==> flow/design.v <==
module circle(input logic clk, input logic rst_n, input logic [2:0] colour,
              input logic [7:0] centre_x, input logic [6:0] centre_y, input logic [7:0] radius,
              input logic start, output logic done,
              output logic [7:0] vga_x, output logic [6:0] vga_y,
              output logic [2:0] vga_colour, output logic vga_plot);
logic y_increment, x_increment, crit1_increment, crit2_increment, loop_start, plot;
logic [9:0] offset_x, next_vgax, offset_y, next_vgay, crit;
logic [3:0] state, next_state, which_octant; 
assign vga_colour = colour; 
localparam x_dimension = 159; 
localparam y_dimension = 119;  
localparam RESET = 4'b0000;
localparam START_DRAWING = 4'b0001;
localparam BIG_LOOP = 4'b0010;
localparam OCTANT_1 = 4'b0011;
localparam OCTANT_2 = 4'b0100;
localparam OCTANT_3 = 4'b0101;
localparam OCTANT_4 = 4'b0110;
localparam OCTANT_5 = 4'b0111;
localparam OCTANT_6 = 4'b1000;
localparam OCTANT_7 = 4'b1001;
localparam OCTANT_8 = 4'b1010;
localparam INCREMENT_Y = 4'b1011;
localparam INCREMENT_CRIT1 = 4'b1100;
localparam INCREMENT_CRIT2 = 4'b1101;
localparam DONE_ALL = 4'b1110;
always_ff @(posedge clk or negedge rst_n) begin 
	if(!rst_n) state = RESET; 
	else state = next_state; 
end  
always_comb begin 
	if (plot ==1 && $signed(next_vgax) >= 0 && $signed(next_vgax) <= x_dimension && $signed(next_vgay) >= 0 && $signed(next_vgay) <= y_dimension)
		vga_plot = 1;
	else vga_plot = 0;
end
always_ff @(posedge clk) begin
	if(loop_start == 1) offset_y <= 10'd0; 
	else if (y_increment) offset_y <= offset_y + 10'd1;
	else offset_y <= offset_y;
end
always_ff @ (posedge clk) begin
	if(loop_start == 1) offset_x <= radius;
	else if (x_increment) offset_x <= offset_x - 10'd1;
	else offset_x <= offset_x;
end
always_ff @ (posedge clk) begin
	if(loop_start == 1) crit <= 10'd1 - radius;
	else if (crit1_increment) crit <= crit + (10'd2 * offset_y) + 10'd1; 
	else if (crit2_increment) crit <= crit + (10'd2 * (offset_y - offset_x)) + 10'd1;
	else crit <= crit;
end  
always_ff @(posedge clk) begin 
	if (loop_start == 1) begin
		next_vgax = centre_x + radius;
		next_vgay = centre_y; end
	else
	case(which_octant) 
	4'd1: begin
		next_vgax = centre_x + offset_x;
		next_vgay = centre_y + offset_y; end
	4'd2: begin
		next_vgax = centre_x + offset_y;
		next_vgay = centre_y + offset_x; end
	4'd3: begin
		next_vgax = centre_x - offset_x;
		next_vgay = centre_y + offset_y; end
	4'd4: begin
		next_vgax = centre_x - offset_y;
		next_vgay = centre_y + offset_x; end
	4'd5: begin
		next_vgax = centre_x - offset_x;
		next_vgay = centre_y - offset_y; end
	4'd6: begin
		next_vgax = centre_x - offset_y;
		next_vgay = centre_y - offset_x; end
	4'd7: begin
		next_vgax = centre_x + offset_x;
		next_vgay = centre_y - offset_y; end
	4'd8: begin
		next_vgax = centre_x + offset_y;
		next_vgay = centre_y - offset_x; end
	default:  begin
		next_vgax = next_vgax;
		next_vgay = next_vgay; end
	endcase
end  
assign vga_x = next_vgax[7:0];
assign vga_y = next_vgay[6:0];
always_comb begin
	case(state)
	RESET: begin
		if (start) begin
			next_state = START_DRAWING; 
			end
		else next_state = RESET;
		end
	START_DRAWING: begin 
			next_state = BIG_LOOP; end 
	BIG_LOOP: begin  
			if ($signed(offset_y) <= $signed(offset_x)) next_state = OCTANT_1;  
			else next_state = DONE_ALL; 
		end
	OCTANT_1: next_state = OCTANT_2; 
	OCTANT_2: next_state = OCTANT_3;  
	OCTANT_3: next_state = OCTANT_4; 
	OCTANT_4: next_state = OCTANT_5; 
	OCTANT_5: next_state = OCTANT_6; 
	OCTANT_6: next_state = OCTANT_7;  
	OCTANT_7: next_state = OCTANT_8; 
	OCTANT_8: next_state = INCREMENT_Y; 
	INCREMENT_Y: next_state = INCREMENT_CRIT1; 
	INCREMENT_CRIT1: begin 
		if($signed(crit) <= 0) next_state = BIG_LOOP; 
		else next_state = INCREMENT_CRIT2;  
		end
	INCREMENT_CRIT2: next_state = BIG_LOOP; 
	DONE_ALL: next_state = DONE_ALL;  
	default: next_state = RESET;  
	endcase
end  
always_comb begin
	case(state) 
	RESET: begin
		loop_start = 0;
		which_octant = 0;
		plot = 0;
		x_increment = 0;
		y_increment = 0;
		crit1_increment = 0;
		crit2_increment  = 0;
		done = 0;
		end
	START_DRAWING: begin
		loop_start = 1;
		which_octant = 0;
		plot = 0;
		x_increment = 0;
		y_increment = 0;
		crit1_increment = 0;
		crit2_increment  = 0;
		done = 0;
		end
	BIG_LOOP: begin
		loop_start = 0;
		which_octant = 0;
		plot = 0;
		x_increment = 0;
		y_increment = 0;
		crit1_increment = 0;
		crit2_increment  = 0;
		done = 0;
		end
	OCTANT_1: begin
		loop_start = 0;
		which_octant = 4'd1;
		plot = 1;
		x_increment = 0;
		y_increment = 0;
		crit1_increment = 0;
		crit2_increment  = 0;
		done = 0;
		end
	OCTANT_2: begin
		loop_start = 0;
		which_octant = 4'd2;
		plot = 1;
		x_increment = 0;
		y_increment = 0;
		crit1_increment = 0;
		crit2_increment  = 0;
		done = 0;
		end
	OCTANT_3: begin
		loop_start = 0;
		which_octant = 4'd3;
		plot = 1;
		x_increment = 0;
		y_increment = 0;
		crit1_increment = 0;
		crit2_increment  = 0;
		done = 0;
		end
	OCTANT_4: begin
		loop_start = 0;
		which_octant = 4'd4;
		plot = 1;
		x_increment = 0;
		y_increment = 0;
		crit1_increment = 0;
		crit2_increment  = 0;
		done = 0;
		end
	OCTANT_5: begin
		loop_start = 0;
		which_octant = 4'd5;
		plot = 1;
		x_increment = 0;
		y_increment = 0;
		crit1_increment = 0;
		crit2_increment  = 0;
		done = 0;
		end
	OCTANT_6: begin
		loop_start = 0;
		which_octant = 4'd6;
		plot = 1;
		x_increment = 0;
		y_increment = 0;
		crit1_increment = 0;
		crit2_increment  = 0;
		done = 0;
		end
	OCTANT_7: begin
		loop_start = 0;
		which_octant = 4'd7;
		plot = 1;
		x_increment = 0;
		y_increment = 0;
		crit1_increment = 0;
		crit2_increment  = 0;
		done = 0;
		end
	OCTANT_8: begin
		loop_start = 0;
		which_octant = 4'd8;
		plot = 1;
		x_increment = 0;
		y_increment = 0;
		crit1_increment = 0;
		crit2_increment  = 0;
		done = 0;
		end
	INCREMENT_Y: begin
		loop_start = 0;
		which_octant = 4'd8;
		plot = 1;
		x_increment = 0;
		y_increment = 1;
		crit1_increment = 0;
		crit2_increment  = 0;
		done = 0;
		end
	INCREMENT_CRIT1: begin
		if($signed(crit) <= 0) begin crit1_increment = 1; x_increment = 0; end 
		else begin x_increment = 1; crit1_increment = 0; end  
		loop_start = 0;
		which_octant = 0;
		plot = 0;
		y_increment = 0;
		crit2_increment  = 0;
		done = 0;
		end
	INCREMENT_CRIT2: begin
		loop_start = 0;
		which_octant = 0;
		plot = 0;
		x_increment = 0;
		y_increment = 0;
		crit1_increment = 0;
		crit2_increment  = 1;
		done = 0;
		end
	DONE_ALL: begin
		loop_start = 0;
		which_octant = 0;
		plot = 0;
		x_increment = 0;
		y_increment = 0;
		crit1_increment = 0;
		crit2_increment  = 0;
		done = 1;
		end
	default:  begin
		loop_start = 0;
		which_octant = 0;
		plot = 0;
		x_increment = 0;
		y_increment = 0;
		crit1_increment = 0;
		crit2_increment  = 0;
		done = 0;
		end
	endcase
end  
endmodule
module reuleaux(input logic clk, input logic rst_n, input logic [2:0] colour,
                input logic [7:0] centre_x, input logic [6:0] centre_y, input logic [7:0] diameter,
                input logic start, output logic done,
                output logic [7:0] vga_x, output logic [6:0] vga_y,
                output logic [2:0] vga_colour, output logic vga_plot);
localparam RESET = 4'b0000;
localparam CIRCLE_1 = 4'b0001;
localparam CIRCLE_2 = 4'b0010;
localparam CIRCLE_3 = 4'b0011;
localparam DONE = 4'b0100;
logic [7:0] corner_x1, corner_y1, corner_x2, corner_y2, corner_x3, corner_y3;
logic circle_1_start, circle_2_start, circle_3_start, circle_1_done, circle_2_done, circle_3_done, circle_1_plot, circle_2_plot, circle_3_plot; 
logic [7:0] circle_1_x, circle_2_x, circle_3_x;
logic [6:0] circle_1_y, circle_2_y, circle_3_y;
logic [3:0] state, next_state;
logic [2:0] circle_1_colour_out, circle_2_colour_out, circle_3_colour_out;
assign vga_colour = colour; 
assign corner_x1 = centre_x + (diameter / 2); 
assign corner_y1 = centre_y + (((diameter * 978122)/564719)/6);
assign corner_x2 = centre_x - (diameter / 2);
assign corner_y2 = centre_y + (((diameter * 978122)/564719)/6);
assign corner_x3 = centre_x;
assign corner_y3 = centre_y - (((diameter * 978122)/564719)/3);
circle circle_1(.clk(clk), .rst_n(rst_n),  .colour(colour),
	.centre_x(corner_x1), .centre_y(corner_y1), .radius(diameter),
	 .start(circle_1_start), .done(circle_1_done), .vga_x(circle_1_x), .vga_y(circle_1_y), 
	.vga_colour(circle_1_colour_out), .vga_plot(circle_1_plot) );
circle circle_2(.clk(clk), .rst_n(rst_n),  .colour(colour),
	.centre_x(corner_x2), .centre_y(corner_y2), .radius(diameter),
	 .start(circle_2_start), .done(circle_2_done), .vga_x(circle_2_x), .vga_y(circle_2_y), 
	.vga_colour(circle_2_colour_out), .vga_plot(circle_2_plot) );
circle circle_3(.clk(clk), .rst_n(rst_n),  .colour(colour),
	.centre_x(corner_x3), .centre_y(corner_y3), .radius(diameter),
	 .start(circle_3_start), .done(circle_3_done), .vga_x(circle_3_x), .vga_y(circle_3_y), 
	.vga_colour(circle_3_colour_out), .vga_plot(circle_3_plot) );
always_comb begin 
	if (circle_1_plot ==1 
			&& $signed(circle_1_x) >= $signed(0) 
			&& $signed(circle_1_x) <= $signed(corner_x3) 
			&& (circle_1_y) >= (corner_y3) 
			&& (circle_1_y) <= (corner_y2) 
		) begin
		vga_x = circle_1_x;
		vga_y = circle_1_y;
		vga_plot = circle_1_plot;
		end
	else if (circle_2_plot == 1 
			&& $signed(circle_2_x) >= $signed(corner_x3)
			&& $signed(circle_2_x) <= $signed(corner_x1) 
			&& (circle_2_y) >= (corner_y3) 
			&& (circle_2_y) <= (corner_y1) 
		) begin
		vga_x = circle_2_x;
		vga_y = circle_2_y;
		vga_plot = circle_2_plot;
		end
	else if (circle_3_plot == 1
			&& $signed(circle_3_x) >= $signed(corner_x2)
			&& $signed(circle_3_x) <= $signed(corner_x1)
			&& (circle_3_y) >= (corner_y3) 
			&& (circle_3_y) <= (corner_y1 + diameter) 
			) begin
		vga_x = circle_3_x;
		vga_y = circle_3_y;
		vga_plot = circle_3_plot;
		end
	else begin 
		vga_x = 0;
		vga_y = 0;
		vga_plot = 0;
		end
end
always_ff @(posedge clk or negedge rst_n) begin 
	if(!rst_n) state = RESET; 
	else state = next_state; 
end  
always_comb begin
	case(state)
	RESET: begin
		if (start) next_state = CIRCLE_1;
		else next_state = RESET;
		end
	CIRCLE_1: begin
		if (circle_1_done) next_state = CIRCLE_2;
		else next_state = CIRCLE_1;
		end
	CIRCLE_2: begin
		if (circle_2_done) next_state = CIRCLE_3;
		else next_state = CIRCLE_2;
		end
	CIRCLE_3: begin
		if (circle_3_done) next_state = DONE;
		else next_state = CIRCLE_3;
		end
	DONE: next_state = DONE;
	default: next_state = RESET;
	endcase
end
always_comb begin  
	case(state)
	RESET: begin
		circle_1_start = 0;
		circle_2_start = 0;
		circle_3_start = 0;
		done = 0; end
	CIRCLE_1:  begin
		circle_1_start = 1;
		circle_2_start = 0;
		circle_3_start = 0;
		done = 0; end
	CIRCLE_2: begin
		circle_1_start = 0;
		circle_2_start = 1;
		circle_3_start = 0;
		done = 0; end
	CIRCLE_3: begin
		circle_1_start = 0;
		circle_2_start = 0;
		circle_3_start = 1;
		done = 0; end
	DONE: begin
		circle_1_start = 0;
		circle_2_start = 0;
		circle_3_start = 0;
		done = 1; end
	default:  begin
		circle_1_start = 0;
		circle_2_start = 0;
		circle_3_start = 0;
		done = 0; end
	endcase
end  
endmodule
# Reports on reuleaux
# The steps from the RTL of reuleaux to its reports follow in flow order.
# Line numbers count from 1 in the design file above.
# Library cell names are shortened.
# Not given: --
# design
top_module,reuleaux
clock,clk
lib,sky130hd
lib_corner,tt_025C_1v80

# Elaborated design
# Counts by Yosys on the flattened word-level netlist (proc, flatten, opt, wreduce; memories kept). Register bits leave out memories and registers merged into their read ports (data or address). Print and check cells are left out. Cells with the same type and inputs are merged into one.
# word_totals
output_inout_bits,20
elab_cells,346
inputBits,29
register_bits,165
# op_classes
mul,1
addsub,54
cmp,30
reduce_and_logical,73
div,3
n_eq,70
muxes,90
# ops
cell,count
32-bit by 20-bit divider with 32-bit output (second input constant),1
10-bit case mux with 4-bit select,6
8-bit by 19-bit multiplier with 27-bit output (second input constant),1
4-bit case mux with 14-bit select,3
10-bit two-way mux,12
32-bit by 3-bit divider with 32-bit output (second input constant),1
4-bit by 3-bit == test with 1-bit output (second input constant),24
4-bit == test (second input constant),24
4-bit case mux with 8-bit select,3
10-bit by 1-bit adder with 10-bit output (second input constant),9
8-bit two-way mux,9
32-bit by 2-bit divider with 32-bit output (second input constant),1
10-bit by 1-bit >= comparator with 1-bit output (second input constant),6
10-bit adder,6
2-bit OR reduction,30
7-bit by 10-bit adder with 10-bit output,6
7-bit by 10-bit subtractor with 10-bit output,6
8-bit by 10-bit adder with 10-bit output,6
8-bit by 10-bit subtractor with 10-bit output,6
4-bit by 2-bit == test with 1-bit output (second input constant),12
1-bit two-way mux,42
7-bit two-way mux,6
10-bit by 1-bit subtractor with 10-bit output (second input constant),3
10-bit by 1-bit <= comparator with 1-bit output (second input constant),3
10-bit <= comparator,3
10-bit by 8-bit <= comparator with 1-bit output (second input constant),3
10-bit by 9-bit <= comparator with 1-bit output (second input constant),3
5-bit nonzero test,6
# Not listed: further kinds 26, cells in them 80.

# Logic depth
# Depth = most cells in a row (Yosys ltp): at word level without a register or memory, in the mapped netlist without a sequential cell, where the memories' decode and read muxes count.
# logic_depth
ltp_word,15
ABC_AREA,0
mapped_depth,84

# After synthesis
# Yosys stat after the flow's synthesis: flattened, memories mapped to cells. It holds for the ABC_AREA given above (unset counts as 0); a run with the other value may have another netlist.
# Totals and module areas in this step are rounded.
# by_type
cell_type,count
ha_1,348
edfxtp_1,105
xnor2_1,249
a21oi_1,318
o21ai_0,285
nor2_1,353
fa_1,61
dfrtp_1,46
nand2_1,292
inv_1,289
dfxtp_1,45
xor2_1,97
a21o_1,70
nor3_1,98
clkbuf_1,112
nand3_1,77
nand2b_1,57
o21bai_1,47
# Other cell types: 108; their cells: 898.
# synth_totals
buf_cells,152
ff_cells,200
cell_count,3847
area_um2,30000
# The figures by module come from a second, unflattened synthesis with its own total; it is not the netlist above.
# unflattened
cells_unflattened,4270
hier_area_um2,33000
# Rows give one instance, submodules left out.
# modules
mod,n_cells,mod_seq_area_um2,area_um2,instances
circle,693,1700,5900,3
reuleaux,2191,130,16000,1

# Worst setup path after synthesis
# Path of least setup slack by OpenSTA after synthesis, without wires, with an ideal clock, recovery checks aside; 20% of the period is set as input and as output delay. Where synthesis merged equal registers, the netlist keeps one of their names.
# synth_timing
kind,input port to output port
from,input diameter[6]
to,output vga_x[0]
input_delay_ns,6.800
n_path_buf,10
path_delay_ns,16.648
slack_ns,3.752
period_ns,34.0
arrival_time_ns,23.448
driving_pins,74
t_first_pin_ns,6.800
synth_period_reached_ns,30.248
# "path_delay_ns" = arrival - input delay + setup time.
# A path that ends at an output port has no setup time.
# "driving_pins" counts driving pins, that of a launching flip-flop among them; a cell with two outputs on the path counts twice.
# "synth_period_reached_ns" is the clock period less the worst setup slack; recovery checks do not enter. This is arithmetic on one report: input and output delays are still those of the set period (20% each).
# Between the ends stands the longest chain of elaborated cells between them, by number of cells; it is not shown to be the way that was timed. Of several equally long chains one is given.
# Each line given opens the expression or statement behind the cell; cells for indexed reads and writes are added by Yosys, which also makes memories of some case tables.
# synth_via
cell_sequence,clkbuf_1 -> inv_1 -> ha_1 -> inv_1 -> fa_1 -> inv_1 -> fa_1 -> inv_1 -> fa_1 -> inv_1 -> ha_1 -> clkbuf_1 -> a21oi_1 -> o21ai_1 -> a211oi_2 -> o22ai_2 -> or3_1 -> or4_1 -> (+38 left out) -> or3_1 -> a211o_1 -> ha_1 -> fa_1 -> ha_1 -> a21o_1 -> a21o_1 -> a21oi_1 -> o21ai_0 -> a21o_1 -> a21oi_1 -> a31oi_1 -> o311ai_0 -> and2_1 -> clkbuf_1 -> clkbuf_1 -> a22oi_1 -> o21ai_0
elab_chain_len,10
cells_between,30
# synth_rtl
item,line,text
start: declaration,287,"input logic [7:0] centre_x, input logic [6:0] centre_y, input logic [7:0] diameter,"
8-bit by 19-bit multiplier with 27-bit output,304,assign corner_y1 = centre_y + (((diameter * 978122)/564719)/6);
32-bit by 20-bit divider with 32-bit output,304,
32-bit by 3-bit divider with 32-bit output,304,
7-bit by 8-bit adder with 8-bit output,304,
8-bit adder,346,&& (circle_3_y) <= (corner_y1 + diameter)
7-bit by 8-bit <= comparator with 1-bit output,346,
1-bit logical AND,342,else if (circle_3_plot == 1
8-bit two-way mux,342,
8-bit two-way mux,332,else if (circle_2_plot == 1
8-bit two-way mux,322,if (circle_1_plot ==1
end: declaration,289,"output logic [7:0] vga_x, output logic [6:0] vga_y,"

# Path in the finished layout
# From the final timing report of flow run A: the path of least setup slack in the routed layout; clock arrival at registers is part of the times.
# layout_timing
kind,input port to output port
from,input diameter[3]
to,output vga_y[5]
arrival_time_ns,32.45
driving_pins,69
input_delay_ns,10.20
period_ns,51.0
t_first_pin_ns,10.20
slack_ns,8.35
n_path_buf,6
# Between the ends stands the longest chain of elaborated cells between them, by number of cells; it is not shown to be the way that was timed. Of several equally long chains one is given.
# layout_via
cell_sequence,clkdlybuf4s50_1 -> buf_4 -> inv_1 -> ha_1 -> inv_1 -> fa_1 -> fa_1 -> fa_1 -> inv_1 -> ha_1 -> a21oi_1 -> and2_1 -> nor3_1 -> a2111oi_1 -> and2_1 -> nand4_1 -> a31oi_1 -> buf_4 -> (+33 left out) -> o31a_1 -> or3_1 -> a211o_1 -> ha_1 -> fa_1 -> xor2_1 -> ha_1 -> a21o_1 -> a21oi_1 -> o21ai_0 -> a21o_1 -> a21oi_1 -> a31oi_1 -> o311ai_0 -> and2_1 -> a22oi_1 -> o21ai_0 -> clkdlybuf4s50_1
elab_chain_len,10
cells_between,30
# layout_rtl
item,line,text
start: declaration,287,"input logic [7:0] centre_x, input logic [6:0] centre_y, input logic [7:0] diameter,"
8-bit by 19-bit multiplier with 27-bit output,304,assign corner_y1 = centre_y + (((diameter * 978122)/564719)/6);
32-bit by 20-bit divider with 32-bit output,304,
32-bit by 3-bit divider with 32-bit output,304,
7-bit by 8-bit adder with 8-bit output,304,
8-bit adder,346,&& (circle_3_y) <= (corner_y1 + diameter)
7-bit by 8-bit <= comparator with 1-bit output,346,
1-bit logical AND,342,else if (circle_3_plot == 1
7-bit two-way mux,342,
7-bit two-way mux,332,else if (circle_2_plot == 1
7-bit two-way mux,322,if (circle_1_plot ==1
end: declaration,289,"output logic [7:0] vga_x, output logic [6:0] vga_y,"

# Stored flow runs of reuleaux (5 of them; Yosys, OpenROAD, sky130hd). They differ in their settings and are not a sequence. Constraints: input delay and output delay 20% of the set period each, output load 0.01 pF.
# "worst_path_allowed_less_slack_ns" = time allowed to the worst setup path (clock period - input delay - output delay, where it has them) - its slack; a late launch clock adds to it, a late capture clock takes from it.
# Measured values are rounded.
# Settings: - = not set for that run.
# A result given as - is not shown for that run.
stored run,CAP_MARGIN,CORE_ASPECT_RATIO,CORE_UTILIZATION,GPL_ROUTABILITY_DRIVEN,MIN_ROUTING_LAYER,PLACE_DENSITY,SETUP_SLACK_MARGIN,SLEW_MARGIN,TNS_END_PERCENT,period_ns,CORE_MARGIN,ABC_AREA,CELL_PAD_IN_SITES_DETAIL_PLACEMENT,CTS_CLUSTER_DIAMETER,CTS_CLUSTER_SIZE,GPL_TIMING_DRIVEN,HOLD_SLACK_MARGIN,MAX_ROUTING_LAYER,PLACE_DENSITY_LB_ADDON,tns_ns,worst_path_allowed_less_slack_ns,worst_path_kind,synthArea_um2,die_um2,fin_ws_ns,stdcell_area_um2,finalUtil_frac
flow run A,35,1.99,68,0,met1,0.5,-2.0,30,70,51.0,2,-,-,-,-,-,-,-,-,0.000,22.25,input port to output port,30000,46000,8.3,31000,0.72
flow run B,15,0.51,21,0,met2,-,-,5,-,42.7,6,0,1,123,59,0,0.06,met4,0.27,0.000,24.80,input port to output port,30000,150000,0.82,34000,0.24
flow run C,15,0.51,64,-,-,-,-,10,-,42.7,6,1,1,123,59,-,-,met4,-,-,-,-,-,-,-,-,-
flow run D,20,-,40,-,-,-,-,20,-,18.6,2,-,-,-,-,-,-,-,-,-97,16.64,input port to output port,30000,77000,-5.5,40000,0.54
flow run E,20,0.51,60,-,-,-,5.0,10,-,26.5,6,-,-,123,-,-,-,met4,-,-21,17.25,input port to output port,30000,56000,-1.3,39000,0.81
# Flow run C: not finished: placement ended with error DPL-0033
